==> flow/design.v <==
module ArithUnit
(input[31:0] inpa,	input[31:0] inpb, input cin, input addsub, input carryop,	output[31:0] outp, output cout, output overflow);
	wire [32:0] temp;
  assign temp = addsub ? inpa+inpb+(carryop ? cin : 0) : inpa-inpb-(carryop? (cin ? 0 : 1) : 0);
  assign cout = temp[32];
  assign outp = temp[31:0];
  assign overflow = (inpa[31]^outp[31])&(inpb[31]^outp[31]);
endmodule
module ALUopdecoder(
 input[3:0] instop,
 output reg[2:0] aluop);
	always @ (*)
		case(instop)
		0 : aluop='b011;
		1 : aluop='b111;
		2 : aluop='b000;
		4 : aluop='b001;
		5 : aluop='b101;
		6 : aluop='b100;
		10 : aluop='b000;
		12 : aluop='b010;
		13 : aluop='b001;
		default : aluop='b000;
		endcase
endmodule 
module LogicUnit
(input[31:0] inpa, input[31:0] inpb, input andor, input xorop, output[31:0] outp);
  assign outp = xorop ? inpa^inpb : andor ? inpa&inpb : inpa|inpb;
endmodule
module ALU32bit
(input[31:0] inpa,	input[31:0] inpb,	input cin, input[2:0] aluop,	output[31:0] result, output negative, output zero, output cout, output overflow);
  wire[31:0] resultl;
  wire[31:0] resulta;
  wire carrya, overflowa;
  wire carryl = cin;
  wire overflowl = 1'b0; 
  wire al = aluop[1];  
  LogicUnit logicop(inpa,	inpb,	aluop[0], aluop[2],	resultl);
  ArithUnit arithop(inpa,	inpb,	cin, aluop[0], aluop[2],	resulta, carrya, overflowa);
  assign result = al ? resultl : resulta;
  assign negative = result[31];
  assign zero = (result=='h00000000) ? 'b1 : 'b0; 
  assign cout = al ? carryl : carrya;
  assign overflow = al ? overflowl : overflowa;
endmodule
module signalcontrol(
	input[11:0] flags,
	input zero,
	output reg [2:0] total,  
	output reg [19:0] s2,
	output reg [19:0] s3,
	output reg [19:0] s4);
 always @ (*) begin
  if((flags[11]&flags[10]&flags[9])||(flags[8]^zero)) begin
   if(flags[7]) begin  
    if(~flags[4]) begin  
    s2=20'b00010110001001000100;
    s3=20'b00000000000000000000;
    s4=20'b00000000000000000000;
    total=2;
    end
   else begin  
    s2=20'b00011001001001000100;
    s3=20'b00010101000000000000;
    s4=20'b00000000000000000000;
    total=3;
   end
  end
  else if(flags[6]) begin  
   s2={10'b0001010101,(flags[5]==1 ? 2'b11 : 2'b10),(flags[3]==1 ? 4'b0100 : 4'b0010), 3'b001, (flags[0]==1 ? 1'b0 : 1'b1)};
   if(~flags[0]) begin  
    s3=20'b10000000000000000000;
    s4=20'b00000000000000000000;
    total=3;
   end
   else begin  
    s3=20'b00100000000000000000;
    s4=20'b00010000000000000000;
    total=4;
   end 
  end
  else  
   case(flags[4:1])
    10 : begin  
    s2={10'b0001010101, (flags[5]==1 ? 2'b10 : 2'b11), 8'b00101000};
    s3=20'b00000000000000000000;
    s4=20'b00000000000000000000;
    total=2;
    end
    13 : begin  
    s2={10'b0001010110, (flags[5]==1 ? 2'b10 : 2'b11), 4'b0100 ,flags[0], 3'b000};
    s3=20'b00010001000000000000;
    s4=20'b00000000000000000000;
    total=3; 
    end
    default : begin  
     s2={10'b0001010101, (flags[5]==1 ? 2'b10 : 2'b11), flags[4:0], 3'b000};
     s3=20'b00010001000000000000;
     s4=20'b00000000000000000000;
     total=3;
    end
   endcase
  end
  else begin  
   s2=20'b00010101000000000000;
   s3=20'b00000000000000000000;
   s4=20'b00000000000000000000;
   total=2;
  end
 end
endmodule 
module oneAdder(
	input clk,  
	input reset,  
	input [2:0] current, 
	output reg[2:0] regout);
	wire last;
	assign last=current==regout;
	always @ (posedge clk)
	if(reset)
		regout<='b000;
	else if(last)
		regout<='b000;
	else
		regout<=regout+'b001;	
endmodule
module signalunit
	(input clk, 
	 input reset,  
	 input[11:0] flags,  
	 input zero,
	 output Mwrite,  
	 output IRwrite, 
	 output Mread,  
	 output regwrite,  
	 output[1:0] regdst,  
	 output[1:0] regsrc,  
	 output[1:0] ALUsrcA,  
	 output[1:0] ALUsrcB,  
	 output[3:0] ALUop,  
	 output NZCVwrite,  
	 output [1:0] immsrc,  
	 output regbdst);  
  wire [19:0] s [7:0];  
  assign s[5] = 20'b0;
  assign s[6] = 20'b0;
  assign s[7] = 20'b0;
  assign s[0] = 20'b01110110000101000000;  
  assign s[1] = 20'b00000000000000100000;  
  wire [2:0] total;  
  wire [2:0] step;  
  oneAdder Step(.clk (clk), .reset (reset), .current (total), .regout (step));  
  signalcontrol bringSignal(  
	.flags (flags),
	.zero (zero),
	.total (total),
	.s2 (s[2]),  
	.s3 (s[3]),  
	.s4 (s[4]));    
  assign Mwrite=s[step][19];  
  assign IRwrite=s[step][18];  
  assign Mread=s[step][17];  
  assign regwrite=s[step][16];  
  assign regdst=s[step][15:14];  
  assign regsrc=s[step][13:12];  
  assign ALUsrcA=s[step][11:10];  
  assign ALUsrcB=s[step][9:8];  
  assign ALUop=s[step][7:4];  
  assign NZCVwrite=s[step][3];  
  assign immsrc=s[step][2:1];  
  assign regbdst=s[step][0];  
endmodule
 module signextmux(
	 input [23:0] in,
	 input [1:0] select,
	 output reg[31:0] extVal);
	integer i;
	always @ (*) begin
	case(select)
	0 : begin
		extVal[7:0]=in[7:0];
		for(i=8;i<32;i=i+1) extVal[i]=in[7];
		end
	1 : begin
		extVal[11:0]=in[11:0];
		for(i=12;i<32;i=i+1) extVal[i]='b0;
		end
	2 : begin
		extVal[1:0]=2'b00;
		extVal[25:2]=in[23:0];
		for(i=26;i<32;i=i+1) extVal[i]=in[23];
		end
	default : extVal='h00000000;
	endcase
	end
endmodule
module register_1bit(
	input regin,
	input clk,
	input write,
	input reset,
	output reg regout);
	always @ (posedge clk)
	if(reset) begin
		regout<=0;
	end
	else if(write) begin
		regout<=regin;
	end
endmodule
module register(
	input[31:0] regin,
	input clk,
	input write,
	input reset,
	output reg[31:0] regout);
	always @ (posedge clk)
	if(reset)
		regout<='h0000;
	else if(write)
		regout<=regin;
endmodule
module decoder_4to16(
	input[3:0] in,
	output reg[15:0] out);
	always @ (*)
	case(in)
	0 : out='h0001;
	1 : out='h0002;
	2 : out='h0004;
	3 : out='h0008;
	4 : out='h0010;
	5 : out='h0020;
	6 : out='h0040;
	7 : out='h0080;
	8 : out='h0100;
	9 : out='h0200;
   10 : out='h0400;
   11 : out='h0800;
   12 : out='h1000;
   13 : out='h2000;
   14 : out='h4000;
   15 : out='h8000;
    endcase
endmodule
module registerfile(
	input[3:0] reg1,
	input[3:0] reg2,
	input[3:0] regdst,
	input[31:0] regsrc,
	input clk,
	input reset,
	input we,  
	output[31:0] out1,
	output[31:0] out2,
	output[31:0] pc);
	wire[15:0] write;  
	wire[31:0] registers [15:0];  
	decoder_4to16 selecter(.in (regdst), .out (write));  
	register register0 (.regin (regsrc), .write (write[0]&we), .clk (clk), .reset (reset), .regout (registers[0]));
	register register1 (.regin (regsrc), .write (write[1]&we), .clk (clk), .reset (reset), .regout (registers[1]));
	register register2 (.regin (regsrc), .write (write[2]&we), .clk (clk), .reset (reset), .regout (registers[2]));
	register register3 (.regin (regsrc), .write (write[3]&we), .clk (clk), .reset (reset), .regout (registers[3]));
	register register4 (.regin (regsrc), .write (write[4]&we), .clk (clk), .reset (reset), .regout (registers[4]));
	register register5 (.regin (regsrc), .write (write[5]&we), .clk (clk), .reset (reset), .regout (registers[5]));
	register register6 (.regin (regsrc), .write (write[6]&we), .clk (clk), .reset (reset), .regout (registers[6]));
	register register7 (.regin (regsrc), .write (write[7]&we), .clk (clk), .reset (reset), .regout (registers[7]));
	register register8 (.regin (regsrc), .write (write[8]&we), .clk (clk), .reset (reset), .regout (registers[8]));
	register register9 (.regin (regsrc), .write (write[9]&we), .clk (clk), .reset (reset), .regout (registers[9]));
	register register10 (.regin (regsrc), .write (write[10]&we), .clk (clk), .reset (reset), .regout (registers[10]));
	register register11 (.regin (regsrc), .write (write[11]&we), .clk (clk), .reset (reset), .regout (registers[11]));
	register register12 (.regin (regsrc), .write (write[12]&we), .clk (clk), .reset (reset), .regout (registers[12]));
	register register13 (.regin (regsrc), .write (write[13]&we), .clk (clk), .reset (reset), .regout (registers[13]));
	register register14 (.regin (regsrc), .write (write[14]&we), .clk (clk), .reset (reset), .regout (registers[14]));
	register register15 (.regin (regsrc), .write (write[15]&we), .clk (clk), .reset (reset), .regout (registers[15]));
	assign out1=registers[reg1];
	assign out2=registers[reg2];
	assign pc=registers[15];
endmodule
module armreduced(
	input clk,
	input reset,
	output[31:0] pc,
	input[31:0] inst,
	input nIRQ,
	output [3:0] be,
	output[31:0] memaddr,
	output memwrite,
	output memread,
	output[31:0] writedata,
	input[31:0] readdata);
  wire IRwrite,regwrite,NZCVwrite;
  wire [1:0] regdst,regsrc,ALUsrcA,immsrc,ALUsrcB;
  wire [2:0] ALUop;
  wire [3:0] instop;
  wire regBdst;
  wire[31:0] imm;
  wire [3:0] ALUflags;
  wire [31:0] ALUresult,readA,readB;
  wire [3:0] RFdst [2:0]; 
  wire [31:0] RFsrc [3:0];
  wire [31:0] ALUnum1 [2:0];
  wire [31:0] ALUnum2 [3:0];
  wire [3:0] regBread [1:0];
  assign be = 4'b1111;
  wire[31:0] A,B,instructions,mdr,ALUout;
  reg n,v;
  wire z,c;
  register MDR(.regin (readdata), .write ('b1), .clk (clk), .reset (reset), .regout (mdr));
  register ALUoutRegister(.regin (ALUresult), .write ('b1), .clk (clk), .reset (reset), .regout (ALUout));
  register A_Register(.regin (readA), .write ('b1), .clk (clk), .reset (reset), .regout (A));
  register B_Register(.regin (readB), .write ('b1), .clk (clk), .reset (reset), .regout (B));
  register InstructionRegister(.regin (inst), .write (IRwrite), .clk (clk), .reset (reset), .regout (instructions));
  register_1bit Z(.regin (ALUflags[2]), .reset (reset), .clk (clk), .write (NZCVwrite), .regout (z));
  register_1bit C(.regin (ALUflags[1]), .reset (reset), .clk (clk), .write (NZCVwrite), .regout (c));
	assign RFdst[0]=instructions[15:12];  
	assign RFdst[1]=4'b1111;  
	assign RFdst[2]=4'b1110;  
	assign RFsrc[0]=mdr; 
	assign RFsrc[1]=ALUout;  
	assign RFsrc[2]=ALUresult;  
	assign RFsrc[3]=B;  
	assign regBread[0]=instructions[3:0];
	assign regBread[1]=instructions[15:12];
	assign ALUnum1[0]=pc;
	assign ALUnum1[1]=A;
	assign ALUnum1[2]='h00000000;
	assign ALUnum2[0]='h00000004;
	assign ALUnum2[1]='h00000008;
	assign ALUnum2[2]=imm;
	assign ALUnum2[3]=B<<instructions[11:7];
	assign writedata=B;
	assign memaddr=ALUout;
	signalunit SignalControl(
		.clk (clk),
		.reset (reset),
		.flags (instructions[31:20]),
		.zero (z),
		.Mwrite (memwrite),
		.IRwrite (IRwrite),
		.Mread (memread),
		.regwrite (regwrite),
		.regdst (regdst),
		.regsrc (regsrc),
		.ALUsrcA (ALUsrcA),
		.ALUsrcB (ALUsrcB),
		.ALUop (instop),
		.NZCVwrite (NZCVwrite),
		.immsrc (immsrc),
		.regbdst (regBdst));  
	registerfile RegisterFile(
		.reg1 (instructions[19:16]),
		.reg2 (regBread[regBdst]),
		.regdst (RFdst[regdst]),
		.regsrc (RFsrc[regsrc]),
		.clk (clk),
		.reset (reset),
		.we (regwrite),
		.out1 (readA),
		.out2 (readB),
		.pc (pc));
	signextmux Immidiate(instructions[23:0],immsrc,imm);
	ALUopdecoder ALUopDecoder(
		.instop (instop),
		.aluop (ALUop));
	ALU32bit ALU(
		.inpa (ALUnum1[ALUsrcA]),
		.inpb (ALUnum2[ALUsrcB]),
		.cin (c),
		.aluop (ALUop),
		.result (ALUresult),
		.negative (ALUflags[3]),
		.zero (ALUflags[2]),
		.cout (ALUflags[1]),
		.overflow (ALUflags[0]));
endmodule
# == Step by step through the tools: armreduced ==
# The steps from the RTL of armreduced to its reports follow in flow order.
# Lines are those of the file above, counted from 1.
# Cell names lack the library's common part.
# Not given: n/a
# inputs
design,armreduced
clk_port,clk
library,sky130hd
lib_corner,tt_025C_1v80

# == After elaboration ==
# Counts by Yosys on the flattened word-level netlist (proc, flatten, opt, wreduce). Print and check cells are left out. Cells with the same type and inputs are merged into one.
# Yosys's memory passes give these memory sizes; they may raise the number of words (mostly to a power of two), join words into wider ones and drop unused or constant bits.
# bits
register_bits,677
romBits,304
mem_count,2
inputBits,67
out_inout_bits,102
word_cells,184
# op_classes
add_sub_neg,5
eq_ne,52
shifts,1
muxes,61
logic,24
n_reduce_logical,15
# memory_table
memory,size,word_bits,read_ports,wr,line_no,source
(name not given),16,16,1,0,227,case(in)
(name not given),16,3,1,0,13,case(instop)
# op_table
cell,n
32-bit parallel mux with 16-bit select,2
32-bit parallel mux with 4-bit select,2
20-bit parallel mux with 6-bit select,1
20-bit two-way mux,6
32-bit parallel mux with 3-bit select,1
32-bit two-way mux,3
17-bit two-way mux,5
4-bit equality test with constant B,18
32-bit by 32-bit adder with 33-bit output,1
32-bit by 32-bit subtractor with 33-bit output,1
33-bit by 1-bit adder with 33-bit output,1
33-bit by 1-bit subtractor with 33-bit output,1
33-bit two-way mux,1
32-bit bitwise AND,1
32-bit OR,1
32-bit bitwise XOR,1
32-bit by 5-bit << shifter with 32-bit output,1
32-bit zero test,1
4-bit by 3-bit equality test with 1-bit output with constant B,8
16-bit two-way mux,2
1-bit parallel mux with 2-bit select,15
12-bit parallel mux with 2-bit select,1
1-bit bitwise AND,18
4-bit by 2-bit equality test with 1-bit output with constant B,4
3-bit two-way mux,5
2-bit equality test with constant B,7
3-bit equality test with constant B,4
6-bit parallel mux with 2-bit select,1
# Not listed: further kinds 21, cells in them 45.

# == Longest topological paths ==
# Longest topological path by Yosys (ltp), each cell counted once; first at word level (registers and memories cut), then after technology mapping (sequential cells cut; the memories' decode and read muxes count).
# logic_depth
word_depth,16
abc_area,0
ltp_mapped,32

# == Netlist ==
# The flow's flattened synthesis, as Yosys stat reports it; memories are mapped. The netlist is that of the ABC_AREA named above (0 if unset); the other value can give another one.
# Totals and module areas in this step are rounded.
# synth_totals
mapped_cells,4881
yosys_area_mm2,0.0376
seqArea_mm2,0.0136
flip_flops,677
buf_cells,408
# types
cell,n,area_total_um2
dfxtp_1,677,1.36E+04
nand2_1,794,2.98E+03
a21oi_1,530,2.65E+03
a22oi_1,345,2.59E+03
nor2_1,507,1.9E+03
ha_1,133,1.66E+03
a211oi_1,188,1.41E+03
clkbuf_1,280,1.05E+03
a22o_1,85,744.464
o21ai_0,121,605.581
nand4_1,90,563.04
nand3b_1,72,540.518
a221oi_1,60,525.504
nor3_1,97,485.466
inv_1,118,442.925
mux2i_1,42,420.403
buf_2,83,415.398
nand3_1,79,395.379
# Other cell types: 79; their cells: 580.
# By module: a second synthesis without flattening, with its own total; a netlist apart from the flattened one above.
# hier_totals
hier_cells,5062
hier_area_mm2,0.045
# Each row is one instance without its submodules.
# modules
module,n_inst,cells,mod_area_mm2,seq_area_mm2
register,21,103,0.00116,0.000641
registerfile,1,1255,0.00827,0
ArithUnit,1,660,0.00439,0
armreduced,1,384,0.00331,0
LogicUnit,1,270,0.00198,0
signalcontrol,1,90,0.000632,0
signalunit,1,69,0.000574,0
ALU32bit,1,63,0.000559,0
signextmux,1,60,0.00036,0
decoder_4to16,1,20,0.000226,0
oneAdder,1,12,0.000138,0.0000601
ALUopdecoder,1,10,0.0000688,0
register_1bit,2,3,0.0000338,0.00002

# == Timing after synthesis ==
# Path of least setup slack by OpenSTA after synthesis, without wires, with an ideal clock, recovery checks aside; 20% of the period is set as input and as output delay. Where synthesis merged equal registers, the netlist keeps one of their names.
# synth_path
path_kind,reg2reg
from,register SignalControl.Step.regout[1]
to,register RegisterFile.register4.regout[22]
tclk_ps,12000
setup_time_ps,129
launch_ps,0
t_arrival_ps,6031
slack_ps,5840
path_delay_ps,6160
stages,29
path_buffers,4
synth_period_reached_ps,6160
# "path_delay_ps" is the arrival time less input delay plus setup time.
# "stages" counts driving pins, that of a launching flip-flop among them; a cell with two outputs on the path counts twice.
# "synth_period_reached_ps" = period - worst setup slack (recovery checks aside). The figure is calculated, with input and output delays left at 20% of the set period.
# The rows between start and end are the longest chain of elaborated cells between them; the timing report does not say that the signal goes this way. Where chains are equally long, one stands for them.
# Each line given opens the expression or statement behind the cell; cells for indexed reads and writes are added by Yosys, which also makes memories of some case tables.
# A register here has more assigning lines than the two given.
# synth_via
path_cell_list,dfxtp_1 > inv_1 > ha_1 > nor3_1 > buf_2 > a211oi_1 > nand4_1 > ha_1 > o2111ai_1 > o211ai_1 > o21ai_0 > buf_2 > buf_4 > nor2_1 > fa_1 > fa_1 > nor3b_1 > o21ai_1 > o221ai_1 > o211a_1 > a31oi_2 > xnor2_1 > nor2_1 > a311oi_1 > nand2_1 > o211ai_1 > a21o_1 > clkbuf_1 > o21ai_0
elab_chain_cells,12
# synth_lines
item,line_no,source
"start, declared",116,output reg[2:0] regout);
"start, assigned",121,regout<='b000;
"start, assigned",125,regout<=regout+'b001;
3-bit equality test,170,assign immsrc=s[step][2:1];
3-bit OR reduction,n/a,
20-bit parallel mux with 6-bit select,170,
2-bit by 1-bit equality test with 1-bit output,179,case(select)
2-bit OR reduction,n/a,
2-bit two-way mux,179,
32-bit parallel mux with 4-bit select,368,".inpb (ALUnum2[ALUsrcB]),"
32-bit by 32-bit subtractor with 33-bit output,4,assign temp = addsub ? inpa+inpb+(carryop ? cin : 0) : inpa-inpb-(carryop? (cin ? 0 : 1) : 0);
33-bit by 1-bit subtractor with 33-bit output,4,
33-bit two-way mux,4,
32-bit two-way mux,40,assign result = al ? resultl : resulta;
32-bit parallel mux with 4-bit select,355,".regsrc (RFsrc[regsrc]),"
"end, assigned",219,regout<='h0000;
"end, assigned",221,regout<=regin;
"end, declared",216,output reg[31:0] regout);

# == Timing after layout ==
# From the final timing report of run A: the path of least setup slack in the routed layout; clock arrival at registers is part of the times.
# The path's times are printed in steps of 10 ps; the period is the one set.
# layout_path
path_kind,reg2reg
from,register SignalControl.Step.regout[1]
to,register RegisterFile.register0.regout[27]
tclk_ps,9010
setup_time_ps,110
launch_ps,630
t_arrival_ps,7140
slack_ps,2400
stages,26
path_buffers,2
# The rows between start and end are the longest chain of elaborated cells between them; the timing report does not say that the signal goes this way. Where chains are equally long, one stands for them.
# A register here has more assigning lines than the two given.
# layout_via
path_cell_list,dfxtp_2 > inv_1 > ha_1 > or3_1 > o211ai_4 > nor2_1 > nand2_1 > ha_2 > nor2b_4 > buf_4 > buf_4 > a22o_1 > ha_1 > ha_1 > nand2_1 > nor2_1 > a221o_1 > a21o_1 > a31o_1 > a21o_1 > a221oi_4 > xnor2_1 > o221ai_2 > o21a_4 > or3_4 > o21ai_0
elab_chain_cells,12
# layout_lines
item,line_no,source
"start, declared",116,output reg[2:0] regout);
"start, assigned",121,regout<='b000;
"start, assigned",125,regout<=regout+'b001;
3-bit equality test,170,assign immsrc=s[step][2:1];
3-bit OR reduction,n/a,
20-bit parallel mux with 6-bit select,170,
2-bit by 1-bit equality test with 1-bit output,179,case(select)
2-bit OR reduction,n/a,
2-bit two-way mux,179,
32-bit parallel mux with 4-bit select,368,".inpb (ALUnum2[ALUsrcB]),"
32-bit by 32-bit subtractor with 33-bit output,4,assign temp = addsub ? inpa+inpb+(carryop ? cin : 0) : inpa-inpb-(carryop? (cin ? 0 : 1) : 0);
33-bit by 1-bit subtractor with 33-bit output,4,
33-bit two-way mux,4,
32-bit two-way mux,40,assign result = al ? resultl : resulta;
32-bit parallel mux with 4-bit select,355,".regsrc (RFsrc[regsrc]),"
"end, assigned",219,regout<='h0000;
"end, assigned",221,regout<=regin;
"end, declared",216,output reg[31:0] regout);

# Stored flow runs of armreduced (4 of them; Yosys, OpenROAD, sky130hd). They differ in their settings and are not a sequence. Constraints: input delay and output delay 20% of the set period each, output load 0.01 pF.
# "achieved_clock_period_ps": clock period set for the run, less the worst setup slack. It is reckoned from that one timing run; input and output delays stay at 20% of the period that was set.
# "worst_path_ps": the worst setup path's part of the clock period (all of it between registers, 20% less for each end at a port) less its slack. A launch clock that arrives late makes it longer, a capture clock that arrives late makes it shorter.
# "totalPower_uw" rests on the timing tool's default activity at the inputs, not on a simulated workload.
# "worst_path_ps" is known to 10 ps.
# The results are shown rounded.
# Settings: n/a = not set for that run.
# A result given as n/a is not shown for that run.
run,SETUP_SLACK_MARGIN,period_ns,CAP_MARGIN,CORE_MARGIN,CORE_UTILIZATION,SLEW_MARGIN,CELL_PAD_IN_SITES_GLOBAL_PLACEMENT,CORE_ASPECT_RATIO,GPL_ROUTABILITY_DRIVEN,GPL_TIMING_DRIVEN,PLACE_DENSITY_LB_ADDON,ABC_AREA,CELL_PAD_IN_SITES_DETAIL_PLACEMENT,HOLD_SLACK_MARGIN,MAX_ROUTING_LAYER,MIN_ROUTING_LAYER,PLACE_DENSITY,TNS_END_PERCENT,yosys.chip_area_mm2,final_die_area_mm2,final_cell_area_mm2,fin_util_frac,timing.setup.ws_ps,setupTns_ps,fin_hold_ws_ps,totalPower_uw,achieved_clock_period_ps,worst_path_ps,worst_setup_path_type
run A,2.25,9.01,20,2,40,20,n/a,n/a,n/a,n/a,n/a,n/a,n/a,n/a,n/a,n/a,n/a,n/a,0.0376,0.0966,0.0435,0.466,2400,0,469,15000,6606,6610,reg2reg
run B,n/a,7.57,25,2,68,20,1,1.85,0,0,0.27,n/a,n/a,n/a,n/a,n/a,n/a,n/a,n/a,n/a,n/a,n/a,n/a,n/a,n/a,n/a,n/a,n/a,n/a
run C,n/a,6.4,10,3,23,25,0,0.55,1,n/a,n/a,0,2,0.27,met4,met2,0.52,30,n/a,n/a,n/a,n/a,n/a,n/a,n/a,n/a,n/a,n/a,n/a
run D,n/a,6.4,10,3,45,20,1,0.55,0,n/a,n/a,1,n/a,n/a,met5,n/a,0.52,n/a,0.041,0.0949,0.0464,0.518,200,0,491,25400,6200,6200,reg2reg
# Run B: incomplete, placement halted on FLW-0024
# Run C: incomplete, routing halted on GRT-0232
